==> flow/design.v <==
module values (
    input logic       clk,
    input logic       rst_n,       
    input logic       newframe,   
    input logic [5:0] pixel,       
    input logic [63:0] seed,       
    output logic [7:0] read_data,
    output logic [63:0] debug_grid  
);
    logic [63:0] current_state;
    logic [63:0] next_state;
    logic [31:0] frame_counter;    
    logic update_frame;            
    always_ff @(posedge clk) begin
        if (!rst_n) begin
            current_state <= seed;   
        end else if (newframe) begin
            current_state <= next_state;
        end
    end
    assign debug_grid = current_state;
always_comb begin 
    integer x_offset, y_offset;
    logic [5:0] neighbor_count[64];
    next_state = 64'b0;
    if (newframe) begin
        int neighbor_counter;
        logic [2:0] row;
        logic [2:0] col;
        logic is_alive;
        logic becomes_alive;
        for (int i = 0; i < 64; i++) begin
            neighbor_counter = 0;
            row = i / 8;  
            col = i % 8;   
            for (x_offset = -1; x_offset <= 1; x_offset = x_offset + 1) begin
                for (y_offset = -1; y_offset <= 1; y_offset = y_offset + 1) begin
                    if (!(x_offset == 0 && y_offset == 0)) begin
                        logic [5:0] neighbor_index;
                        logic [2:0] new_row, new_col;
                        if ((row + x_offset >= 0) && (row + x_offset < 8) &&
                            (col + y_offset >= 0) && (col + y_offset < 8)) begin
                            new_row = row + x_offset;
                            new_col = col + y_offset;
                            neighbor_index = new_row * 8 + new_col;
                            if (current_state[neighbor_index]) begin
                                neighbor_counter = neighbor_counter + 1;
                            end
                        end
                        else begin
                            neighbor_index =0;
                            new_row = 0;
                            new_col = 0;
                        end
                    end
                end
            end
            is_alive = current_state[i];
            becomes_alive = (is_alive && (neighbor_counter == 2 || neighbor_counter == 3)) ||
                (!is_alive && (neighbor_counter == 3));
            next_state[i] = becomes_alive;
        end
    end
    else begin
        next_state = current_state;  
        x_offset = 0;
        y_offset = 0;
    end
end
always_comb begin
    if (current_state[pixel]) begin
        read_data = 8'hFF;  
    end else begin
        read_data = 8'h00;  
    end
end
endmodule
module ws2812b(
    input logic clk, 
    input logic rst_n,
    input logic serial_in, 
    input logic transmit, 
    output logic ws2812b_out, 
    output logic shift
);
    localparam IDLE = 1'b0;  
    localparam TRANSMITTING = 1'b1;
    localparam T0_CYCLE_COUNT = 4'd5;
    localparam T1_CYCLE_COUNT = 4'd10;
    localparam MAX_CYCLE_COUNT = 4'd15;
    logic state;
    logic [3:0] cycle_count;
    logic bit_being_sent;
    always_ff @(posedge clk) begin
        if (!rst_n) begin
            state <= IDLE;
            cycle_count <= 4'd0;
            bit_being_sent <= 1'b0;
        end else
        unique case (state)
            IDLE:
                if (transmit == 1'b1) begin
                    state <= TRANSMITTING;  
                    cycle_count <= 4'd0;  
                    bit_being_sent <= serial_in;
                end
            TRANSMITTING:  
                if (transmit == 1'b0) begin
                    state <= IDLE;  
                end
                else if (cycle_count == MAX_CYCLE_COUNT - 1) begin  
                    cycle_count <= 4'd0;
                    bit_being_sent <= serial_in;
                end
                else begin
                    cycle_count <= cycle_count + 1;
                end
        endcase
    end
    always_comb begin
        if (state == TRANSMITTING)
            if (bit_being_sent == 1'b0)  
                ws2812b_out = (cycle_count < T0_CYCLE_COUNT);  
            else
                ws2812b_out = (cycle_count < T1_CYCLE_COUNT);  
        else
            ws2812b_out = 1'b0;  
    end
    assign shift = (state == TRANSMITTING) && (cycle_count == 4'd0);  
endmodule
module controller (
    input logic clk, 
    input logic rst_n,
    output logic load_sreg, 
    output logic transmit_pixel, 
    output logic [5:0] pixel, 
    output logic newframe
);
    localparam TRANSMIT_FRAME       = 1'b0;
    localparam IDLE                 = 1'b1;
    localparam [2:0] READ_CH_VALS   = 3'b001;
    localparam [2:0] LOAD_SREG      = 3'b010;
    localparam [2:0] TRANSMIT_PIXEL = 3'b100;
    localparam [8:0] TRANSMIT_CYCLES    = 9'd360;        
    localparam [19:0] IDLE_CYCLES       = 20'd3600;      
    logic state;
    logic next_state;
    logic [2:0] transmit_phase;
    logic [2:0] next_transmit_phase;
    logic [5:0] pixel_counter;
    logic [5:0] frame_counter;  
    logic [8:0] transmit_counter;
    logic [19:0] idle_counter;
    logic transmit_pixel_done;
    logic idle_done;
    assign transmit_pixel_done = (transmit_counter == TRANSMIT_CYCLES - 1);
    assign idle_done = (idle_counter == IDLE_CYCLES - 1);
    always_ff @(posedge clk) begin
        if (!rst_n) begin
            state <= TRANSMIT_FRAME;
            transmit_phase <= READ_CH_VALS;
        end else begin
            state <= next_state;
            transmit_phase <= next_transmit_phase;
        end
    end
    always_comb begin
        next_state = 1'bx;
        unique case (state)
            TRANSMIT_FRAME:
                if ((pixel_counter == 6'd0) && (transmit_pixel_done))
                    next_state = IDLE;
                else
                    next_state = TRANSMIT_FRAME;
            IDLE:
                if (idle_done)
                    next_state = TRANSMIT_FRAME;
                else
                    next_state = IDLE;
        endcase
    end
    always_comb begin
        next_transmit_phase = READ_CH_VALS;
        if (state == TRANSMIT_FRAME) begin
            case (transmit_phase)
                READ_CH_VALS:
                    next_transmit_phase = LOAD_SREG;
                LOAD_SREG:
                    next_transmit_phase = TRANSMIT_PIXEL;
                TRANSMIT_PIXEL:
                    next_transmit_phase = transmit_pixel_done ? READ_CH_VALS : TRANSMIT_PIXEL;
            endcase
        end
    end
    always_ff @(posedge clk) begin
        if (!rst_n) begin
            pixel_counter <= 6'd63;
        end else if ((state == TRANSMIT_FRAME) && transmit_pixel_done) begin
            pixel_counter <= pixel_counter - 1;
        end
    end
    always_ff @(posedge clk) begin
        if (!rst_n) begin
            newframe <= 1'b0;
            frame_counter <= 6'd0;
        end else if (idle_done) begin
            if (frame_counter == 6'd1) begin
                newframe <= 1'b1;
                frame_counter <= 6'd0;
            end else begin
                newframe <= 1'b0;
                frame_counter <= frame_counter + 6'd1;
            end
        end else begin
            newframe <= 1'b0;
        end
    end
    always_ff @(posedge clk) begin
        if (!rst_n) begin
            transmit_counter <= 9'd0;
        end else if (transmit_phase == TRANSMIT_PIXEL) begin
            transmit_counter <= transmit_counter + 1;
        end
        else begin
            transmit_counter <= 9'd0;
        end
    end
    always_ff @(posedge clk) begin
        if (!rst_n) begin
            idle_counter <= 20'd0;
        end else if (state == IDLE) begin
            idle_counter <= idle_counter + 1;
        end
        else begin
            idle_counter <= 20'd0;
        end
    end
    assign pixel = pixel_counter;
    assign load_sreg = (transmit_phase == LOAD_SREG);
    assign transmit_pixel = (transmit_phase == TRANSMIT_PIXEL);
endmodule
module top(
    input logic     clk, 
    input logic     SW, 
    input logic     BOOT, 
    input logic [63:0] seed,
    output logic    _48b, 
    output logic    _45a
);
    logic [7:0] read_data;
    logic [5:0] pixel;
    logic newframe; 
    logic [23:0] shift_reg;  
    logic load_sreg;
    logic transmit_pixel;
    logic shift; 
    logic ws2812b_out;
    logic [63:0] pixel_control;
    logic [63:0] next_pixel_control;  
    logic [5:0] pixel_index;  
    logic [1:0] flipper;  
    values u1 (
        .clk         (clk), 
        .rst_n       (SW),  
        .newframe    (newframe), 
        .pixel        (pixel),
        .seed        (seed),
        .read_data     (read_data),
        .debug_grid  ()
    );
    ws2812b u4 (  
        .clk            (clk), 
        .rst_n          (SW),
        .serial_in      (shift_reg[23]),  
        .transmit       (transmit_pixel),  
        .ws2812b_out    (ws2812b_out), 
        .shift          (shift)
    );
    controller u5 (
        .clk            (clk), 
        .rst_n          (SW),
        .load_sreg      (load_sreg), 
        .transmit_pixel (transmit_pixel), 
        .pixel          (pixel),  
        .newframe          (newframe)  
    );
    always_ff @(posedge clk) begin
        if (!SW) begin
            flipper = 2'b00;
            shift_reg <= 24'd0;
        end else begin
        if(newframe) begin
            flipper = flipper + 1;
            if (flipper == 2'b11) begin
                flipper = 2'b00;
            end
        end
        if (load_sreg) begin  
            unique case (flipper)
                2'b00:
                    shift_reg <= { read_data, 16'd0 };
                2'b01:
                    shift_reg <= { 8'd0, read_data, 8'd0 };
                2'b10:
                    shift_reg <= { 16'd0, read_data };
                2'b11:  
                    shift_reg <= { 16'd0, read_data };
            endcase
        end
        else if (shift) begin
            shift_reg <= { shift_reg[22:0], 1'b0 }; 
        end
        end
    end
    assign _48b = ws2812b_out;  
    assign _45a = ~ws2812b_out;  
endmodule
# Tool chain data of top
# Module top before and after one edit of its RTL, step after step.
# "orig" refers to lines of the RTL above, "edited" to lines of the edited file.
# "delta": "edited" minus "orig" as printed here. "rel_change_pct": 100 x difference / "orig".
# Operators: Yosys type, input widths -> output width; for muxes data width and select width s.
# Cell names lack the library's common part.
# A cell with n/a has no value.
# setup
design,top
clock,clk
library,sky130hd
pvt_corner,tt_025C_1v80

# Edit of the RTL
# The edit as a unified diff against the file above.
# The edit is scripted: it alters the design's behaviour and was not made to optimise anything.
# begin of diff
@@ -242,5 +242,5 @@
 module top(
     input logic     clk, 
-    input logic     SW, 
+    input logic     SW_in, 
     input logic     BOOT, 
     input logic [63:0] seed,
@@ -248,4 +248,6 @@
     output logic    _45a
 );
+    logic SW;
+    always_ff @(posedge clk) SW <= SW_in;
     logic [7:0] read_data;
     logic [5:0] pixel;
# end of diff

# After elaboration
# Source: Yosys, flattened and elaborated, memories not mapped. Widths are those after wreduce. Registers that Yosys merges into a memory's read port (data or address) are not register bits. Print and check cells do not count. Equal cells are merged and count once.
# bits
item,orig,edited,delta,rel_change_pct
input_bits,67,67,0,0.00
wordCells,1732,1733,1,0.06
ff_bits,142,143,1,0.70
# classes
item,orig,edited,delta,rel_change_pct
logic,4,4,0,0.00
equal,143,143,0,0.00
reduce_and_logical,334,334,0,0.00
n_mux,870,870,0,0.00
n_addsub,365,365,0,0.00
cmp,2,2,0,0.00
n_shift,1,1,0,0.00
# op_table
operator,orig,edited,delta,rel_change_pct
$mux 32,794,794,0,0.00
$add 32x2->32 const B,359,359,0,0.00
$logic_and 1x1->1,131,131,0,0.00
$eq 32x3->1 const B,128,128,0,0.00
$logic_or 1x1->1,128,128,0,0.00
$logic_not 1->1,64,64,0,0.00
$mux 1,58,58,0,0.00
$not 1->1,4,4,0,0.00
$reduce_and 2->1,4,4,0,0.00
$eq 2x2->1 const B,3,3,0,0.00
$mux 2,3,3,0,0.00
$mux 4,3,3,0,0.00
$ne 2x1->1 const B,3,3,0,0.00
$mux 24,2,2,0,0.00
$mux 64,2,2,0,0.00
$pmux 1 s2,2,2,0,0.00
$reduce_or 2->1,2,2,0,0.00
$add 2x1->2 const B,1,1,0,0.00
$add 20x1->20 const B,1,1,0,0.00
$add 4x1->4 const B,1,1,0,0.00
$add 6x1->6 const B,1,1,0,0.00
$add 9x1->9 const B,1,1,0,0.00
$eq 2x1->1 const B,1,1,0,0.00
$eq 20x12->1 const B,1,1,0,0.00
$eq 3x1->1 const B,1,1,0,0.00
$eq 3x2->1 const B,1,1,0,0.00
$eq 3x3->1 const B,1,1,0,0.00
$eq 4x4->1 const B,1,1,0,0.00
# Not every row of either side is listed.

# Longest topological paths
# Depth = most cells in a row (Yosys ltp): at word level without a register or memory, in the mapped netlist without a sequential cell, where the memories' decode and read muxes count.
# logic_depth
item,orig,edited,delta,rel_change_pct
ltp_word,29,29,0,0.00
ABC_AREA,0,0,n/a,n/a
mapped_depth,24,24,0,0.00
ltp_nobuf,23,23,0,0.00

# Synthesis result
# Yosys stat after the flow's synthesis: flattened, memories mapped to cells. It holds for the ABC_AREA given above (unset counts as 0); a run with the other value may have another netlist.
# types
cell_type,orig,edited,delta,rel_change_pct
dfxtp_1,78,79,1,1.28
nand2_1,408,408,0,0.00
ha_1,348,348,0,0.00
xnor2_1,264,264,0,0.00
nor2_1,215,215,0,0.00
xor2_1,181,181,0,0.00
inv_1,177,177,0,0.00
nand3_1,163,163,0,0.00
o21ai_0,160,160,0,0.00
a21oi_1,154,154,0,0.00
a31oi_1,80,80,0,0.00
clkbuf_1,72,72,0,0.00
mux2_2,67,67,0,0.00
edfxtp_1,64,64,0,0.00
mux2i_1,62,62,0,0.00
nor3_1,62,62,0,0.00
buf_2,58,58,0,0.00
xnor2_2,41,41,0,0.00
# Not every row of either side is listed.
# synth_totals
item,orig,edited,delta,rel_change_pct
cell_count,3347,3348,1,0.03
sequential_area_um2,3483.3,3503.4,20.1,0.58
yosys_area_um2,26464.1,26484.2,20.1,0.08
ffs,142,143,1,0.70
buffers,180,180,0,0.00
# The figures by module come from a second, unflattened synthesis with its own total; it is not the netlist above.
# hier_totals
item,orig,edited,delta,rel_change_pct
hier_cells,3331,3332,1,0.03
hier_area_um2,26753.2,26773.2,20.0,0.07
# Rows give one instance, submodules left out.
# modules_orig
module,n_cells,area_um2,instances
values,2950,23232.3,1
controller,236,2087.0,1
top,105,1084.8,1
ws2812b,40,349.1,1
# modules_edited
module,n_cells,area_um2,instances
values,2950,23232.3,1
controller,236,2087.0,1
top,106,1104.8,1
ws2812b,40,349.1,1

# Worst setup path after synthesis
# OpenSTA on the mapped netlist: ideal clock, no wires. The path of least setup slack (recovery checks aside). Input and output delay are each 20% of the period. Register names are those of the netlist, which keeps one name where synthesis merged equal registers.
# synth_timing
item,orig,edited,delta,rel_change_pct
path_kind,register to register,register to register,n/a,n/a
startpoint,reg u1.current_state[41],reg u1.current_state[41],n/a,n/a
endpoint,reg u1.current_state[49],reg u1.current_state[49],n/a,n/a
path_delay_ns,4.819,4.819,0.000,0.00
setup_ns,0.149,0.149,0.000,n/a
stages,24,24,0,0.00
arrival_time_ns,4.670,4.670,0.000,0.00
slack_ns,5.181,5.181,0.000,n/a
n_path_buf,2,2,0,0.00
t_required_ns,9.851,9.851,0.000,0.00
launch_ns,0.000,0.000,0.000,n/a
tclk_ns,10.0,10.0,0.0,0.00
period_less_setup_slack_ns,4.819,4.819,0.000,0.00
# "path_delay_ns" is the arrival time less input delay plus setup time.
# "stages": output pins that drive a net of the path, with the launching flip-flop's if there is one; two outputs of one cell count as two.
# "period_less_setup_slack_ns" is the clock period less the worst setup slack; recovery checks do not enter. This is arithmetic on one report: input and output delays are still those of the set period (20% each).
# The rows between start and end are the longest chain of elaborated cells between them; the timing report does not say that the signal goes this way. Where chains are equally long, one stands for them.
# Each line given opens the expression or statement behind the cell; cells for indexed reads and writes are added by Yosys, which also makes memories of some case tables.
# synth_via_orig
cell_sequence,edfxtp_1 clkbuf_1 inv_1 ha_1 buf_4 xor2_4 ha_1 nand2_1 o31ai_1 ha_1 nand2b_1 nand2_1 inv_1 ha_1 a22o_1 ha_1 mux2i_1 inv_1 ha_1 nand2_1 a221o_1 o31a_1 a2111oi_2 a2bb2oi_1
elab_chain_len,26
cells_between,28
classes_between,add/sub (6); eq/ne (2); mux (16); reduce/logical (4)
# synth_lines_orig
item,line,source
"start, declared",10,logic [63:0] current_state;
"start, assigned",16,current_state <= seed;
"start, assigned",18,current_state <= next_state;
$mux 32,46,if (current_state[neighbor_index]) begin
$mux 32,26,if (newframe) begin
$add 32x2->32,47,neighbor_counter = neighbor_counter + 1;
$mux 32,46,
$mux 32,26,
$add 32x2->32,47,
$mux 32,46,
(+12 left out),n/a,
$mux 32,26,
$eq 32x3->1,59,becomes_alive = (is_alive && (neighbor_counter == 2 || neighbor_counter == 3)) ||
$logic_or 1x1->1,59,
$logic_and 1x1->1,59,
$logic_or 1x1->1,59,
$mux 64,17,end else if (newframe) begin
$mux 64,15,if (!rst_n) begin
"end, assigned",16,
"end, assigned",18,
"end, declared",10,
# synth_via_edited
cell_sequence,edfxtp_1 clkbuf_1 inv_1 ha_1 buf_4 xor2_4 ha_1 nand2_1 o31ai_1 ha_1 nand2b_1 nand2_1 inv_1 ha_1 a22o_1 ha_1 mux2i_1 inv_1 ha_1 nand2_1 a221o_1 o31a_1 a2111oi_2 a2bb2oi_1
elab_chain_len,26
cells_between,28
classes_between,add/sub (6); eq/ne (2); mux (16); reduce/logical (4)
# synth_lines_edited
item,line,source
"start, declared",10,logic [63:0] current_state;
"start, assigned",16,current_state <= seed;
"start, assigned",18,current_state <= next_state;
$mux 32,46,if (current_state[neighbor_index]) begin
$mux 32,26,if (newframe) begin
$add 32x2->32,47,neighbor_counter = neighbor_counter + 1;
$mux 32,46,
$mux 32,26,
$add 32x2->32,47,
$mux 32,46,
(+12 left out),n/a,
$mux 32,26,
$eq 32x3->1,59,becomes_alive = (is_alive && (neighbor_counter == 2 || neighbor_counter == 3)) ||
$logic_or 1x1->1,59,
$logic_and 1x1->1,59,
$logic_or 1x1->1,59,
$mux 64,17,end else if (newframe) begin
$mux 64,15,if (!rst_n) begin
"end, assigned",16,
"end, assigned",18,
"end, declared",10,

# Timing after layout
# Path of least setup slack in the final report of each run of set A (OpenROAD, finished layout, wires in). Where an end is a register, its clock arrival counts in the times.
# layout_timing
item,orig,edited,delta,rel_change_pct
path_kind,register to register,register to register,n/a,n/a
startpoint,reg u1.current_state[11],reg u1.current_state[3],n/a,n/a
endpoint,reg u1.current_state[19],reg u1.current_state[11],n/a,n/a
setup_ns,0.17,0.18,0.01,n/a
launch_ns,0.51,0.50,-0.01,-1.96
tclk_ns,5.96,5.96,0.00,0.00
stages,23,23,0,0.00
t_required_ns,6.30,6.28,-0.02,-0.32
n_path_buf,0,0,0,n/a
arrival_time_ns,5.45,5.62,0.17,3.12
slack_ns,0.85,0.66,-0.19,n/a
# The rows between start and end are the longest chain of elaborated cells between them; the timing report does not say that the signal goes this way. Where chains are equally long, one stands for them.
# layout_via_orig
cell_sequence,edfxtp_1 inv_1 ha_1 xor2_1 ha_1 nand2_1 nand2_1 ha_1 o21ai_0 inv_1 ha_1 nand2_1 o21ai_0 ha_1 mux2_2 ha_1 nand2_1 xnor2_1 xnor2_1 xnor2_1 nor3_1 o21ai_0 o32ai_1
elab_chain_len,26
cells_between,28
classes_between,add/sub (6); eq/ne (2); mux (16); reduce/logical (4)
# layout_lines_orig
item,line,source
"start, declared",10,logic [63:0] current_state;
"start, assigned",16,current_state <= seed;
"start, assigned",18,current_state <= next_state;
$mux 32,46,if (current_state[neighbor_index]) begin
$mux 32,26,if (newframe) begin
$add 32x2->32,47,neighbor_counter = neighbor_counter + 1;
$mux 32,46,
$mux 32,26,
$add 32x2->32,47,
$mux 32,46,
(+12 left out),n/a,
$mux 32,26,
$eq 32x3->1,59,becomes_alive = (is_alive && (neighbor_counter == 2 || neighbor_counter == 3)) ||
$logic_or 1x1->1,59,
$logic_and 1x1->1,59,
$logic_or 1x1->1,59,
$mux 64,17,end else if (newframe) begin
$mux 64,15,if (!rst_n) begin
"end, assigned",16,
"end, assigned",18,
"end, declared",10,
# layout_via_edited
cell_sequence,edfxtp_1 inv_1 ha_1 xnor2_2 inv_1 ha_1 nand2_1 o31ai_1 ha_1 o21ai_0 inv_1 ha_1 nand2_1 a21boi_1 inv_1 ha_1 nor2_1 a21oi_1 ha_1 nand3b_1 a211oi_1 o22ai_1 o32ai_1
elab_chain_len,26
cells_between,28
classes_between,add/sub (6); eq/ne (2); mux (16); reduce/logical (4)
# layout_lines_edited
item,line,source
"start, declared",10,logic [63:0] current_state;
"start, assigned",16,current_state <= seed;
"start, assigned",18,current_state <= next_state;
$mux 32,46,if (current_state[neighbor_index]) begin
$mux 32,26,if (newframe) begin
$add 32x2->32,47,neighbor_counter = neighbor_counter + 1;
$mux 32,46,
$mux 32,26,
$add 32x2->32,47,
$mux 32,46,
(+12 left out),n/a,
$mux 32,26,
$eq 32x3->1,59,becomes_alive = (is_alive && (neighbor_counter == 2 || neighbor_counter == 3)) ||
$logic_or 1x1->1,59,
$logic_and 1x1->1,59,
$logic_or 1x1->1,59,
$mux 64,17,end else if (newframe) begin
$mux 64,15,if (!rst_n) begin
"end, assigned",16,
"end, assigned",18,
"end, declared",10,

# Layout results
# Both versions went through the flow (Yosys, OpenROAD) with the same settings in each pair. Constraints: input delay and output delay 20% of the set period each, output load 0.01 pF.
# settings_set_A
CORE_UTILIZATION,40
period_ns,5.96
CAP_MARGIN,20
CORE_MARGIN,2
SLEW_MARGIN,20
# results_set_A
item,orig,edited,delta,rel_change_pct
layout_stdcell_area_um2,28423.5,28447.3,23.8,0.08
final_setup_ws_ns,0.846,0.665,-0.181,n/a
holdWs_ns,0.414,0.413,-0.001,n/a
period_less_ws_ns,5.114,5.295,0.181,3.54
synthArea_um2,26464.1,26484.2,20.1,0.08
die_footprint_um2,68233.3,68285.5,52.2,0.08
# settings_set_B
CELL_PAD_IN_SITES_DETAIL_PLACEMENT,1
CORE_ASPECT_RATIO,1.56
CORE_UTILIZATION,15
CTS_CLUSTER_SIZE,29
GPL_TIMING_DRIVEN,1
MIN_ROUTING_LAYER,met1
SETUP_SLACK_MARGIN,0.98
SLEW_MARGIN,0
period_ns,6.04
CAP_MARGIN,20
CORE_MARGIN,2
# results_set_B
item,orig,edited,delta,rel_change_pct
layout_stdcell_area_um2,30783.3,30889.6,106.3,0.35
final_setup_ws_ns,1.200,1.148,-0.052,n/a
holdWs_ns,0.417,0.441,0.024,n/a
period_less_ws_ns,4.840,4.892,0.052,1.07
synthArea_um2,26464.1,26484.2,20.1,0.08
die_footprint_um2,179887.0,180021.0,134.0,0.07
# "period_less_ws_ns" is the run's clock period less its worst setup slack. It is reckoned from that one timing run; input and output delays stay at 20% of the period that was set.
